==> flow/design.v <==
`timescale 1ns / 1ps
module MUX2x1(
    input [15:0] ch1,
    input [15:0] ch2,
    input sel,
    output reg [15:0] out
    );
	 always @(sel or ch1 or ch2) begin
		case(sel)
			1'b0 : out  = ch1;
			1'b1 : out  = ch2;
		endcase
	 end
endmodule
`timescale 1ns / 1ps
module MUX2x1_Br(
    input [5:0] ch1,
    input [5:0] ch2,
    input sel,
    output reg [5:0] out
    );
	 always @(sel or ch1 or ch2) begin
		case(sel)
			1'b0 : out  = ch1;
			1'b1 : out  = ch2;
		endcase
	 end
endmodule
`timescale 1ns / 1ps
module Program_Counter(
    input clk,
	 input rst,
	 input [5:0] target,
    output reg [5:0] pc_out
    );
	 always @(posedge clk or posedge rst)
		if(rst)begin
			pc_out <= 0;
		end
		else begin
			pc_out <= target;
	 end
endmodule
`timescale 1ns/1ps
module Register_File_main(
					input clk,
					input rst,
					input [3:0] read_add_1,
					input [3:0] read_add_2,
					input [3:0] wr_reg_add,
					input wr_en,
					input [15:0] wr_data,
					output [15:0] read_data_1,
					output [15:0] read_data_2
					);
					reg [15:0] reg_file [15:0];
					always @ (posedge clk or posedge rst) begin 
						if(rst) begin
							reg_file[0]  = 0;
							reg_file[1]  = 0;
							reg_file[2]  = 0;
							reg_file[3]  = 0;
							reg_file[4]  = 0;
							reg_file[5]  = 0;
							reg_file[6]  = 0;
							reg_file[7]  = 0;
							reg_file[8]  = 0;
							reg_file[9]  = 0;
							reg_file[10] = 0;
							reg_file[11] = 0;
							reg_file[12] = 0;
							reg_file[13] = 0;
							reg_file[14] = 0;
							reg_file[15] = 0;
						end
						else if (wr_en == 1) begin
							reg_file[wr_reg_add] = wr_data;
						end
					end
					assign read_data_1 = reg_file[read_add_1];
					assign read_data_2 = reg_file[read_add_2];
endmodule			
`timescale 1ns / 1ps
   module Control_Unit(
    input [3:0] opcode,
    output reg [2:0] alu_op,
    output reg reg_wr,
    output reg reg_dst,
    output reg alu_src,
    output reg jump,
	 output reg jeq,
	 output reg jr,
    output reg cmp,
	 output reg mov,
	 output reg li,
    output reg mem_rd,
    output reg mem_wr,
    output reg mem_to_reg
    );
	 always @(opcode)begin
		case(opcode)
			4'b0000 :	begin 
				alu_op		<= 3'b111;
				reg_wr 		<= 1'b0 ;	
				reg_dst 		<= 1'b0 ;	
				alu_src 		<= 1'b0 ;	
				jump	 		<= 1'b0 ;	
				jeq	 		<= 1'b0 ;
				jr		 		<= 1'b0 ;
				cmp	 		<= 1'b0 ;	
				mov 			<= 1'b0 ;
				li 			<= 1'b0 ;
				mem_rd 		<= 1'b0 ;	
				mem_wr 		<= 1'b0 ;	
				mem_to_reg 	<= 1'b0 ;	
				end
			4'b0001 :	begin	 
				alu_op		<= 3'b000;
				reg_wr 		<= 1'b1 ;	
				reg_dst 		<= 1'b0 ;	
				alu_src 		<= 1'b0 ;	
				jump	 		<= 1'b0 ;	
				jeq	 		<= 1'b0 ;
				jr		 		<= 1'b0 ;
				cmp	 		<= 1'b0 ;	
				mov 			<= 1'b0 ;
				li 			<= 1'b0 ;
				mem_rd 		<= 1'b0 ;	
				mem_wr 		<= 1'b0 ;	
				mem_to_reg 	<= 1'b0 ;	
				end
			4'b0010 :	begin	 
				alu_op		<= 3'b000;	
				reg_wr 		<= 1'b1 ;		
				reg_dst 		<= 1'b0 ;		
				alu_src 		<= 1'b1 ;		
				jump	 		<= 1'b0 ;		
				jeq	 		<= 1'b0 ;
				jr		 		<= 1'b0 ;
				cmp	 		<= 1'b0 ;	
				mov 			<= 1'b0 ;
				li 			<= 1'b0 ;
				mem_rd 		<= 1'b0 ;		
				mem_wr 		<= 1'b0 ;		
				mem_to_reg 	<= 1'b0 ;	
				end
			4'b0011 :	begin  
				alu_op		<= 3'b001;	
				reg_wr 		<= 1'b1 ;		
				reg_dst 		<= 1'b0 ;		
				alu_src 		<= 1'b0 ;		
				jump	 		<= 1'b0 ;		
				jeq	 		<= 1'b0 ;
				jr		 		<= 1'b0 ;
				cmp	 		<= 1'b0 ;	
				mov 			<= 1'b0 ;
				li 			<= 1'b0 ;
				mem_rd 		<= 1'b0 ;		
				mem_wr 		<= 1'b0 ;		
				mem_to_reg 	<= 1'b0 ;	
				end
			4'b0100 :   begin  
				alu_op		<= 3'b010;	
				reg_wr 		<= 1'b1 ;		
				reg_dst 		<= 1'b0 ;		
				alu_src 		<= 1'b0 ;		
				jump	 		<= 1'b0 ;		
				jeq	 		<= 1'b0 ;
				jr		 		<= 1'b0 ;
				cmp	 		<= 1'b0 ;	
				mov 			<= 1'b0 ;
				li 			<= 1'b0 ;				
				mem_rd 		<= 1'b0 ;		
				mem_wr 		<= 1'b0 ;		
				mem_to_reg 	<= 1'b0 ;	
				end
			4'b0101 :   begin  
				alu_op		<= 3'b011;
				reg_wr 		<= 1'b1 ;	
				reg_dst 		<= 1'b0 ;	
				alu_src 		<= 1'b0 ;	
				jump	 		<= 1'b0 ;	
				jeq	 		<= 1'b0 ;
				jr		 		<= 1'b0 ;
				cmp	 		<= 1'b0 ;	
				mov 			<= 1'b0 ;
				li 			<= 1'b0 ;
				mem_rd 		<= 1'b0 ;	
				mem_wr 		<= 1'b0 ;	
				mem_to_reg 	<= 1'b0 ;	
				end
			4'b0110 :	begin  
				alu_op		<= 3'b100;	
				reg_wr 		<= 1'b1 ;		
				reg_dst 		<= 1'b0 ;		
				alu_src 		<= 1'b0 ;		
				jump	 		<= 1'b0 ;		
				jeq	 		<= 1'b0 ;
				jr		 		<= 1'b0 ;
				cmp	 		<= 1'b0 ;	
				mov 			<= 1'b0 ;
				li 			<= 1'b0 ;				
				mem_rd 		<= 1'b0 ;		
				mem_wr 		<= 1'b0 ;		
				mem_to_reg 	<= 1'b0 ;		
				end
			4'b0111 :   begin  
				alu_op		<= 3'b111;
				reg_wr 		<= 1'b0 ;	
				reg_dst 		<= 1'b0 ;	
				alu_src 		<= 1'b0 ;	
				jump	 		<= 1'b0 ;	
				jeq	 		<= 1'b1 ;
				jr		 		<= 1'b0 ;
				cmp	 		<= 1'b0 ;	
				mov 			<= 1'b0 ;
				li 			<= 1'b0 ;
				mem_rd 		<= 1'b0 ;	
				mem_wr 		<= 1'b0 ;	
				mem_to_reg 	<= 1'b0 ;	
				end
			4'b1000 :   begin  
				alu_op		<= 3'b111;
				reg_wr 		<= 1'b1 ;	
				reg_dst 		<= 1'b0 ;	
				alu_src 		<= 1'b0 ;	
				jump	 		<= 1'b0 ;	
				jeq	 		<= 1'b0 ;
				jr		 		<= 1'b0 ;
				cmp	 		<= 1'b1 ;	
				mov 			<= 1'b0 ;
				li 			<= 1'b0 ;
				mem_rd 		<= 1'b0 ;	
				mem_wr 		<= 1'b0 ;	
				mem_to_reg 	<= 1'b0 ;	
				end
			4'b1001 :	begin  
				alu_op		<= 3'b111;
				reg_wr 		<= 1'b1 ;	
				reg_dst 		<= 1'b0 ;	
				alu_src 		<= 1'b0 ;	
				jump	 		<= 1'b0 ;	
				jeq	 		<= 1'b0 ;
				jr		 		<= 1'b0 ;
				cmp	 		<= 1'b0 ;	
				mov 			<= 1'b1 ;
				li 			<= 1'b0 ;
				mem_rd 		<= 1'b0 ;	
				mem_wr 		<= 1'b0 ;	
				mem_to_reg 	<= 1'b0 ;	
				end
			4'b1010 :   begin  
				alu_op		<= 3'b111;
				reg_wr 		<= 1'b0 ;	
				reg_dst 		<= 1'b0 ;	
				alu_src 		<= 1'b0 ;	
				jump	 		<= 1'b1 ;	
				jeq	 		<= 1'b0 ;	
				jr		 		<= 1'b0 ;
				cmp	 		<= 1'b0 ;
				mov 			<= 1'b0 ;
				li 			<= 1'b0 ;
				mem_rd 		<= 1'b0 ;	
				mem_wr 		<= 1'b0 ;	
				mem_to_reg 	<= 1'b0 ;	
				end
			4'b1011 :   begin  
				alu_op		<= 3'b111;
				reg_wr 		<= 1'b0 ;	
				reg_dst 		<= 1'b0 ;	
				alu_src 		<= 1'b0 ;	
				jump	 		<= 1'b0 ;	
				jeq	 		<= 1'b0 ;	
				jr		 		<= 1'b1 ;
				cmp	 		<= 1'b0 ;	
				mov 			<= 1'b0 ;
				li 			<= 1'b0 ;
				mem_rd 		<= 1'b0 ;	
				mem_wr 		<= 1'b0 ;	
				mem_to_reg 	<= 1'b0 ;	
				end
			4'b1100 :	begin  
				alu_op		<= 3'b000;
				reg_wr 		<= 1'b1 ;	
				reg_dst 		<= 1'b0 ;	
				alu_src 		<= 1'b1 ;	
				jump	 		<= 1'b0 ;	
				jeq	 		<= 1'b0 ;	
				jr		 		<= 1'b0 ;
				cmp	 		<= 1'b0 ;	
				mov 			<= 1'b0 ;
				li 			<= 1'b0 ;
				mem_rd 		<= 1'b1 ;	
				mem_wr 		<= 1'b0 ;	
				mem_to_reg 	<= 1'b1 ;	
				end
			4'b1101 :   begin  
				alu_op		<= 3'b000;
				reg_wr 		<= 1'b0 ;	
				reg_dst 		<= 1'b0 ;	
				alu_src 		<= 1'b1 ;	
				jump	 		<= 1'b0 ;	
				jeq	 		<= 1'b0 ;
				jr		 		<= 1'b0 ;
				cmp	 		<= 1'b0 ;	
				mov 			<= 1'b0 ;
				li 			<= 1'b0 ;
				mem_rd 		<= 1'b0 ;	
				mem_wr 		<= 1'b1 ;	
				mem_to_reg 	<= 1'b0 ;	
				end
			4'b1110 :   begin  
				alu_op		<= 3'b111;
				reg_wr 		<= 1'b1 ;	
				reg_dst 		<= 1'b0 ;	
				alu_src 		<= 1'b1 ;	
				jump	 		<= 1'b0 ;	
				jeq	 		<= 1'b0 ;
				jr		 		<= 1'b0 ;
				cmp	 		<= 1'b0 ;	
				mov 			<= 1'b0 ;
				li 			<= 1'b1 ;
				mem_rd 		<= 1'b0 ;	
				mem_wr 		<= 1'b0 ;	
				mem_to_reg 	<= 1'b0 ;	
				end
			4'b1111 :	begin  
				alu_op		<= 3'b111;
				reg_wr 		<= 1'b1 ;	
				reg_dst 		<= 1'b0 ;	
				alu_src 		<= 1'b0 ;	
				jump	 		<= 1'b0 ;	
				jeq	 		<= 1'b0 ;
				jr		 		<= 1'b0 ;
				cmp	 		<= 1'b0 ;	
				mov 			<= 1'b0 ;
				li 			<= 1'b0 ;
				mem_rd 		<= 1'b0 ;	
				mem_wr 		<= 1'b0 ;	
				mem_to_reg 	<= 1'b0 ;	
				end
			default :   begin 
				alu_op		<= 3'b111;	
				reg_wr 		<= 1'b0 ;	
				reg_dst 		<= 1'b0 ;	
				alu_src 		<= 1'b0 ;	
				jump	 		<= 1'b0 ;	
				jeq	 		<= 1'b0 ;
				jr		 		<= 1'b0 ;
				cmp	 		<= 1'b0 ;	
				mov 			<= 1'b0 ;
				li 			<= 1'b0 ;
				mem_rd 		<= 1'b0 ;	
				mem_wr 		<= 1'b0 ;	
				mem_to_reg 	<= 1'b0 ;	
				end        
		endcase
	 end
endmodule
`timescale 1ns / 1ps
module ALU_Main(
    input [15:0] d_in_1,
    input [15:0] d_in_2,
    input [2:0] alu_op,
    output reg z_flag,
    output reg [15:0] alu_out,
    output reg a_grt_b,
    output reg b_grt_a
    );
	 wire [15:0] d_out1;
	 wire [15:0] d_out2;
	 wire [15:0] d_out3; 
	 wire [15:0] d_out4; 
	 wire [15:0] d_out5; 
	 wire d_out6; 
	 wire d_out7; 
	 wire [15:0] d_out8; 
	 always @(d_in_1, d_in_2, alu_op,d_out1, d_out2, d_out3, d_out4, d_out5, d_out6, d_out7, d_out8) begin
			case(alu_op)
				3'b000 : begin 	alu_out[15:0] 	= d_out1	;  end
				3'b001 : begin 	alu_out 			= d_out2 ;	end
				3'b010 : begin 	alu_out[15:0] 	= d_out3 ;  end
				3'b011 : begin 	alu_out[15:0] 	= d_out4 ;  end
				3'b100 : begin 	alu_out[15:0] 	= d_out5 ;  end
				3'b101 : begin 	alu_out[0] 		= d_out6 ; alu_out[15:1]  = 0; end
				3'b110 : begin 	alu_out[0] 		= d_out7 ; alu_out[15:1]  = 0; end
				3'b111 : begin 	alu_out[15:0] 	= d_out8 ;  end
				default: begin 	alu_out[15:0] 	= 16'h0000;	end
			endcase 
		end
		assign d_out1 = d_in_1 + d_in_2;
		assign d_out2 = d_in_1 * d_in_2;
		assign d_out3 = d_in_1 & d_in_2;
		assign d_out4 = d_in_1 | d_in_2;
		assign d_out5 = d_in_1 / 2;
		assign d_out6 = d_in_1 > d_in_2;
		assign d_out7 = d_in_1 < d_in_2;
		assign d_out8 = d_in_1 - d_in_2;
		always @(d_out6 or d_out7) begin 
			if(d_out6 == 1)begin
				a_grt_b <= 1;
				b_grt_a <=0;
				z_flag <= 0;
			end
			else if(d_out7  == 1) begin
					a_grt_b <= 0;
					b_grt_a <=1;
					z_flag <= 0;
			end
			else begin
				a_grt_b <= 0;
				b_grt_a <=0;
				z_flag <= 1;
			end
		end
endmodule
`timescale 1ns / 1ps
module cpu_core(
    input clk,
    input rst,
	 output [5:0] pc_out,
	 input [15:0] instr_out,
	 input [15:0] mem_Data_in,
	 output mem_wr,
	 output mem_rd,
	 output [15:0] reg_Data_2,
	 output [5:0] data_mem_address
    );
	 wire [5:0] pc_target;
	 Program_Counter pc(clk,	rst,		pc_target,		pc_out);
	 wire  [5:0] pc_next;
	 assign pc_next = pc_out + 1;
	 wire [3:0] opcode,		reg_Rs,		reg_Rt,		reg_Rd;
	 wire [15:0] imm_offset;
	 wire [5:0] j_offset;
	 wire [3:0] jeq_offset;
	 wire [7:0] li_offset;
	 assign opcode 		=		instr_out	[15:12];
	 assign reg_Rd 		=		instr_out	[11:8];
	 assign reg_Rs 		=		instr_out	[7:4];
	 assign reg_Rt 		=		instr_out	[3:0];
	 assign imm_offset 	=		instr_out	[3:0]; 
	 assign li_offset		=		instr_out	[7:0];
	 assign j_offset 		=		instr_out	[5:0];
	 assign jeq_offset   = 		instr_out	[11:8];
	 reg [3:0] reg_Rd_mxd;
	 wire reg_dest;
	 wire [15:0] reg_write_Data, reg_Data_1, reg_Write_D, reg_Write_s1, reg_Write_s2;
	 always @(reg_dest or reg_Rd or reg_Rt) begin
		case(reg_dest)
			1'b0 : reg_Rd_mxd  = reg_Rd;
			1'b1 : reg_Rd_mxd  = reg_Rt;
		endcase
	 end
	 Register_File_main reg_file (clk,		rst,		reg_Rs,		reg_Rt,		reg_Rd_mxd,		reg_wr,		reg_Write_D,		reg_Data_1,		reg_Data_2);
	 wire [2:0] alu_op;
	 wire alu_src, op_jump, op_jeq, op_jr, op_cmp, op_mov, op_li, m2r;
	 Control_Unit cu(opcode,		alu_op,		reg_wr,		reg_dest,		alu_src,		op_jump,		op_jeq,		op_jr,	op_cmp,	op_mov,	op_li, 	mem_rd,		mem_wr,		m2r);
	 wire z_flag, agb, bga;
	 reg [15:0] imm_offset_se;
	 always @ (imm_offset) begin
		if(imm_offset[3] == 0) begin
			imm_offset_se <= {12'b000000000000,imm_offset};		 
			end
			else begin 
				imm_offset_se <= {12'b111111111111,imm_offset};	 
			end
	end
	 wire [15:0] alu_Out;
	 assign data_mem_address = alu_Out[5:0];
	 wire [15:0] alu_src_2;
	 MUX2x1 mxalusrc (reg_Data_2,	imm_offset_se,	alu_src,	alu_src_2);
	 ALU_Main alu ( reg_Data_1,	alu_src_2,		alu_op,	z_flag,	alu_Out,		agb,	bga);
	wire [5:0] jr_target, mxj_return;
	assign jr_target = reg_Data_1[5:0];  
	wire j_control;
	assign j_control = op_jump;
	wire [5:0] j_target;
	assign j_target = j_offset[5:0];
	wire jeq_ok;
	wire [5:0] mxjr_return;
	assign jeq_ok = op_jeq & z_flag;
	wire [5:0] jeq_target;
	assign jeq_target = {2'b00,jeq_offset};
	MUX2x1_Br mx_j_pc (pc_next, j_target, j_control, mxj_return);
	MUX2x1_Br mx_jr (mxj_return,	jr_target,	op_jr,	mxjr_return);
	MUX2x1_Br mx_jeq (mxjr_return,	jeq_target,	jeq_ok,	pc_target);
	MUX2x1 mxm2r (alu_Out,	mem_Data_in,	m2r,	reg_write_Data);
	reg [15:0] cmp_DS;
	always @(op_cmp or z_flag or agb or bga)begin
		if(z_flag)begin
			cmp_DS <= 16'hffff;
		end
		else if(agb)begin
			cmp_DS <= 16'h00ff;
		end
		else if(bga) begin
			cmp_DS <= 16'hff00;
		end
		else 
			cmp_DS <= 16'h0000;
	end
	MUX2x1 mxcmp (reg_write_Data,	cmp_DS,	op_cmp,	reg_Write_s1);
	reg  [15:0] li_offset_se;
	always @ (li_offset) begin
		if(li_offset[7] == 0) begin
			li_offset_se <= {4'b0000,li_offset};		 
			end
			else begin 
				li_offset_se <= {4'b1111,li_offset};	 
			end
	end
	MUX2x1 mxli (reg_Write_s1,	li_offset_se,	op_li,	reg_Write_s2);
	MUX2x1 mxmov (reg_Write_s2,	reg_Data_1,	op_mov,	reg_Write_D);
endmodule
-- Step by step through the tools: cpu_core
The steps from the RTL of cpu_core to its reports follow in flow order.
Line numbers count from 1 in the design file above.
Operators carry their Yosys type and port widths (W data, S select, Z words).
Library cell names are shortened.
The mark -- stands for no value.
- top module: cpu_core
- clock input: clk
- library: sky130hd
- library corner: tt_025C_1v80

-- After elaboration
Source: Yosys, flattened and elaborated. Widths are those after wreduce. Registers that Yosys merges into a memory's read port (data or address) are not register bits. Print and check cells do not count. Equal cells are merged and count once.
Yosys's memory passes give these memory sizes; they may raise the number of words (mostly to a power of two), join words into wider ones and drop unused or constant bits.
- add/subtract/negate cells: 3
- multiply operators: 1
- noted order comparisons: 2
- equal/unequal tests at 52
- noted mux-type cells: 38
- bitwise operators: 28
- reduce/logical cells: 37
- operator list (cell ; count):
    $pmux W16 S16 ; 2
    $mux W16 ; 19
    $mul A16 B16 Y16 ; 1
    $reduce_or A15 Y1 ; 16
    $pmux W16 S2 ; 5
    $pmux W15 S7 ; 1
    $eq A4 B4 Y1 const B ; 24
    $eq A4 B3 Y1 const B ; 12
    $pmux W6 S2 ; 3
    $reduce_and A2 Y1 ; 16
    $not A1 Y1 ; 24
    $eq A4 B2 Y1 const B ; 6
    $add A16 B16 Y16 ; 1
    $sub A16 B16 Y16 ; 1
    $gt A16 B16 Y1 ; 1
    $lt A16 B16 Y1 ; 1
    $and A16 B16 Y16 ; 1
    $or A16 B16 Y16 ; 1
    $eq A3 B3 Y1 const B ; 4
    $eq A4 B1 Y1 const B ; 3
    $logic_not A4 Y1 ; 3
    $mux W12 ; 1
    $pmux W4 S2 ; 1
    $pmux W1 S8 ; 1
    $eq A3 B2 Y1 const B ; 2
    $add A6 B1 Y6 const B ; 1
    $mux W1 ; 5
    $eq A3 B1 Y1 const B ; 1
Other operator kinds: 4; their cells: 4.
- bits in registers: 262
- memory bits (read-only): 224
- noted memories: 1
- input bits: 34
- output and inout port bits at 30
- noted elaborated cells: 179
- memories (name ; depth ; width ; read ports ; wr ports ; line ; RTL):
    (no name shown) ; 16 ; 14 ; 1 ; 0 ; 101 ; case(opcode)

-- Depth
Depth = most cells in a row (Yosys ltp): at word level without a register or memory, in the mapped netlist without a sequential cell, where the memories' decode and read muxes count.
- noted depth after elaboration: 13
- ABC_AREA: 0
- depth in mapped cells at 35
- noted gate-level depth less buffers: 29

-- Mapped cells and area
Yosys stat after the flow's synthesis: flattened, memories mapped to cells. It holds for the ABC_AREA given above (unset counts as 0); a run with the other value may have another netlist.
- cells by type (type ; count ; area in all (um2)):
    dfrtp_1 ; 262 ; 6.56E+03
    fa_1 ; 82 ; 1.64E+03
    ha_1 ; 102 ; 1.28E+03
    nand2_1 ; 301 ; 1.13E+03
    mux2_2 ; 99 ; 1.11E+03
    o21ai_0 ; 217 ; 1.09E+03
    nor2_1 ; 244 ; 915.878
    a21oi_1 ; 139 ; 695.667
    inv_1 ; 177 ; 664.387
    mux2i_1 ; 65 ; 650.624
    clkbuf_1 ; 110 ; 412.896
    a22oi_1 ; 42 ; 315.302
    a221oi_1 ; 35 ; 306.544
    xnor2_1 ; 29 ; 253.994
    nand3_1 ; 46 ; 230.221
    o31ai_1 ; 29 ; 217.709
    nor2b_1 ; 32 ; 200.192
    buf_6 ; 17 ; 191.434
Other cell types: 90; their cells: 555.
- noted standard cells after synthesis: 2583
- synthesis area at 0.0222964 mm2
- sequential area at 0.0065563 mm2
- flip-flops at 262
- buffer cells at 189
The figures by module come from a second, unflattened synthesis with its own total; it is not the netlist above.
- cell total of the unflattened synthesis at 2268
- noted area (unflattened synthesis): 0.0224878 mm2
Rows give one instance, submodules left out.
- by module (module ; instances ; cells ; area (mm2) ; sequential area (mm2)):
    Register_File_main ; 1 ; 1224 ; 0.0139797 ; 0.0064061
    ALU_Main ; 1 ; 871 ; 0.0064137 ; 0
    MUX2x1 ; 5 ; 18 ; 0.000249 ; 0
    MUX2x1_Br ; 3 ; 7 ; 0.0001013 ; 0
    Control_Unit ; 1 ; 36 ; 0.0002465 ; 0
    Program_Counter ; 1 ; 7 ; 0.0001539 ; 0.0001501
    cpu_core ; 1 ; 19 ; 0.0001451 ; 0

-- Path before layout
Source: OpenSTA report_checks on the synthesized netlist (no wires, ideal clock, input and output delay 20% of the period each), path of least setup slack; recovery checks are left aside. Register names are those of the netlist, which keeps one name where synthesis merged equal registers.
- kind: input to output
- start: input port instr_out[4]
- end: output port data_mem_address[5]
- period at 11000 ps
- external input delay at 2200 ps
- external output delay: 2200 ps
- noted launch time at the first pin: 2200 ps
- data arrival time: 6946 ps
- noted required time: 8800 ps
- path slack: 1854 ps
- path delay at 4746 ps
- driving pins on the path: 23
- noted path buffers: 5
- synthesis period reached at 9146 ps
"path delay" is the arrival time less input delay plus setup time.
At an output port there is no setup time.
"driving pins on the path" counts driving pins, that of a launching flip-flop among them; a cell with two outputs on the path counts twice.
"synthesis period reached" is the clock period less the worst setup slack; recovery checks do not enter. This is arithmetic on one report: input and output delays are still those of the set period (20% each).
Between the ends stands the longest chain of elaborated cells between them, by number of cells; it is not shown to be the way that was timed. Of several equally long chains one is given.
A line is the first line of the expression or statement that the cell stems from. Yosys adds cells for indexed reads and writes and turns some case tables into memories.
- path through: buf_4 > buf_6 > buf_4 > buf_4 > buf_2 > o32ai_1 > a221oi_1 > a21oi_2 > clkinv_1 > nor2_1 > fa_1 > ha_1 > ha_1 > ha_1 > inv_1 > fa_1 > inv_1 > ha_1 > xnor2_1 > a21oi_1 > o221ai_1 > a221oi_1 > nor2_1
- noted length of the longest elaborated chain: 4
- noted elaborated cells between the ends (all ways): 23
- noted source lines of those cells: 7
- those cells by class: add/sub: 2; mul: 1; eq/ne: 15; mux: 2; logic: 2; reduce/logical: 1
- RTL lines, path after synthesis (element ; line ; RTL):
    start: declaration ; 422 ; input [15:0] instr_out,
    $eq A4 B4 Y1 ; 80 ; assign read_data_1 = reg_file[read_add_1];
    $pmux W16 S16 ; 80 ;
    $mul A16 B16 Y16 ; 392 ; assign d_out2 = d_in_1 * d_in_2;
    $pmux W15 S7 ; 379 ; case(alu_op)
    end: declaration ; 427 ; output [5:0] data_mem_address

-- Timing after layout
Path of least setup slack in the final report of job 2 (OpenROAD, finished layout, wires in). Where an end is a register, its clock arrival counts in the times.
The path's times are printed in steps of 10 ps; the period is the one set.
- kind: input to output
- start: input port instr_out[2]
- end: output port data_mem_address[0]
- period at 12700 ps
- external input delay at 2540 ps
- external output delay: 2540 ps
- noted launch time at the first pin: 2540 ps
- data arrival time: 9140 ps
- noted required time: 10160 ps
- path slack: 1020 ps
- driving pins on the path: 24
- noted path buffers: 5
Between the ends stands the longest chain of elaborated cells between them, by number of cells; it is not shown to be the way that was timed. Of several equally long chains one is given.
- path through: buf_2 > buf_4 > buf_4 > or3b_2 > o22ai_1 > a21o_1 > a31oi_1 > a31oi_1 > a21oi_1 > buf_4 > inv_2 > ha_1 > inv_1 > fa_1 > a21o_1 > a21oi_1 > nor2_1 > nor2_1 > a211oi_2 > nor4b_2 > o31a_1 > mux2i_1 > a41oi_1 > clkdlybuf4s50_1
- noted length of the longest elaborated chain: 5
- noted elaborated cells between the ends (all ways): 26
- noted source lines of those cells: 10
- those cells by class: add/sub: 2; mul: 1; compare: 2; eq/ne: 15; mux: 3; logic: 2; reduce/logical: 1
- RTL lines, path after layout (element ; line ; RTL):
    start: declaration ; 422 ; input [15:0] instr_out,
    $eq A4 B4 Y1 ; 81 ; assign read_data_2 = reg_file[read_add_2];
    $pmux W16 S16 ; 81 ;
    $pmux W16 S2 ; 9 ; case(sel)
    $mul A16 B16 Y16 ; 392 ; assign d_out2 = d_in_1 * d_in_2;
    $pmux W1 S8 ; 379 ; case(alu_op)
    end: declaration ; 427 ; output [5:0] data_mem_address

FLOW RESULTS
============

3 stored runs of cpu_core in the flow (synthesis by Yosys, layout by OpenROAD, sky130hd cells), in arbitrary order. Constraints: input delay and output delay 20% of the set period each, output load 0.01 pF.
By "period achieved" is meant the clock period of the run minus its worst setup slack. This is arithmetic on one report: input and output delays are still those of the set period (20% each).
By "critical setup path time" is meant the share of the clock period that the worst setup path is allowed (20% is reserved at inputs, 20% at outputs), minus its slack. Clock arrival times at its registers enter into it.
"total design power": no workload was simulated; the value follows from the tool's default switching activity.
"critical setup path time" is known to 10 ps.

Job 1

==> flow/run.sh <==
#!/bin/bash
# the make line also repeats the synthesis and layout settings of config.mk as NAME=value (left out here)
make -C /OpenROAD-flow-scripts/flow DESIGN_CONFIG=/design/flow/config.mk WORK_HOME=/design/flow/orfs CLKGATE_MAP_FILE= finish
==> flow/config.mk <==
export PLATFORM = sky130hd
export DESIGN_NAME = cpu_core
export DESIGN_NICKNAME = cpu_core
export VERILOG_FILES = /design/flow/design.v
export SDC_FILE = /design/flow/constraint.sdc
export NUM_CORES = 4
export LEC_CHECK = 0
export ABC_AREA = 1
export CAP_MARGIN = 35
export CELL_PAD_IN_SITES_DETAIL_PLACEMENT = 0
export CELL_PAD_IN_SITES_GLOBAL_PLACEMENT = 1
export CORE_MARGIN = 5
export CORE_UTILIZATION = 66
export CTS_CLUSTER_SIZE = 54
export MIN_ROUTING_LAYER = met2
export SETUP_SLACK_MARGIN = -0.15
export SLEW_MARGIN = 20
export TNS_END_PERCENT = 60
==> flow/constraint.sdc <==
create_clock -name core_clock -period 11.1 [get_ports {clk}]
set_input_delay 2.2200 -clock core_clock [delete_from_list [all_inputs] [get_ports {clk}]]
set_output_delay 2.2200 -clock core_clock [all_outputs]
set_load 0.01 [all_outputs]

Job 1: incomplete, placement halted on GPL-0301.

Job 2

==> flow/run.sh <==
#!/bin/bash
# the make line also repeats the synthesis and layout settings of config.mk as NAME=value (left out here)
make -C /OpenROAD-flow-scripts/flow DESIGN_CONFIG=/design/flow/config.mk WORK_HOME=/design/flow/orfs CLKGATE_MAP_FILE= finish
==> flow/config.mk <==
export PLATFORM = sky130hd
export DESIGN_NAME = cpu_core
export DESIGN_NICKNAME = cpu_core
export VERILOG_FILES = /design/flow/design.v
export SDC_FILE = /design/flow/constraint.sdc
export NUM_CORES = 4
export LEC_CHECK = 0
export CAP_MARGIN = 20
export CELL_PAD_IN_SITES_DETAIL_PLACEMENT = 1
export CELL_PAD_IN_SITES_GLOBAL_PLACEMENT = 2
export CORE_ASPECT_RATIO = 0.74
export CORE_MARGIN = 2
export CORE_UTILIZATION = 21
export CTS_CLUSTER_DIAMETER = 256
export MAX_ROUTING_LAYER = met4
export PLACE_DENSITY_LB_ADDON = 0.02
export SETUP_SLACK_MARGIN = -0.87
export SLEW_MARGIN = 20
==> flow/constraint.sdc <==
create_clock -name core_clock -period 12.7 [get_ports {clk}]
set_input_delay 2.5400 -clock core_clock [delete_from_list [all_inputs] [get_ports {clk}]]
set_output_delay 2.5400 -clock core_clock [all_outputs]
set_load 0.01 [all_outputs]

Measured in job 2:
- noted the total design power: 7.894 mW
- period achieved at 11,684 ps
- cell area after synthesis: 0.0222964 mm2
- post-layout utilization: 0.249
- noted the std-cell area (final layout): 0.0261301 mm2
- setup slack of the critical path at 1,016 ps
- worst hold slack in the final report at 527 ps
- noted the post-route setup TNS: 0 ps
- noted the total die area: 0.108826 mm2
- noted the critical setup path time: 6,600 ps
- worst setup path type: input to output

Job 3

==> flow/run.sh <==
#!/bin/bash
# the make line also repeats the synthesis and layout settings of config.mk as NAME=value (left out here)
make -C /OpenROAD-flow-scripts/flow DESIGN_CONFIG=/design/flow/config.mk WORK_HOME=/design/flow/orfs CLKGATE_MAP_FILE= finish
==> flow/config.mk <==
export PLATFORM = sky130hd
export DESIGN_NAME = cpu_core
export DESIGN_NICKNAME = cpu_core
export VERILOG_FILES = /design/flow/design.v
export SDC_FILE = /design/flow/constraint.sdc
export NUM_CORES = 4
export LEC_CHECK = 0
export CAP_MARGIN = 20
export CORE_MARGIN = 2
export CORE_UTILIZATION = 40
export GPL_TIMING_DRIVEN = 0
export HOLD_SLACK_MARGIN = 0.05
export PLACE_DENSITY_LB_ADDON = 0.08
export SLEW_MARGIN = 20
==> flow/constraint.sdc <==
create_clock -name core_clock -period 11.0 [get_ports {clk}]
set_input_delay 2.2000 -clock core_clock [delete_from_list [all_inputs] [get_ports {clk}]]
set_output_delay 2.2000 -clock core_clock [all_outputs]
set_load 0.01 [all_outputs]

Measured in job 3:
- noted the post-route setup TNS: -84 ps
- post-layout utilization: 0.467
- noted the std-cell area (final layout): 0.0257072 mm2
- worst hold slack in the final report at 506 ps
- noted the total design power: 8.271 mW
- noted the critical setup path time: 6,680 ps
- worst setup path type: input to output
- period achieved at 11,079 ps
- setup slack of the critical path at -79 ps
- noted the total die area: 0.0576456 mm2
- cell area after synthesis: 0.0222964 mm2
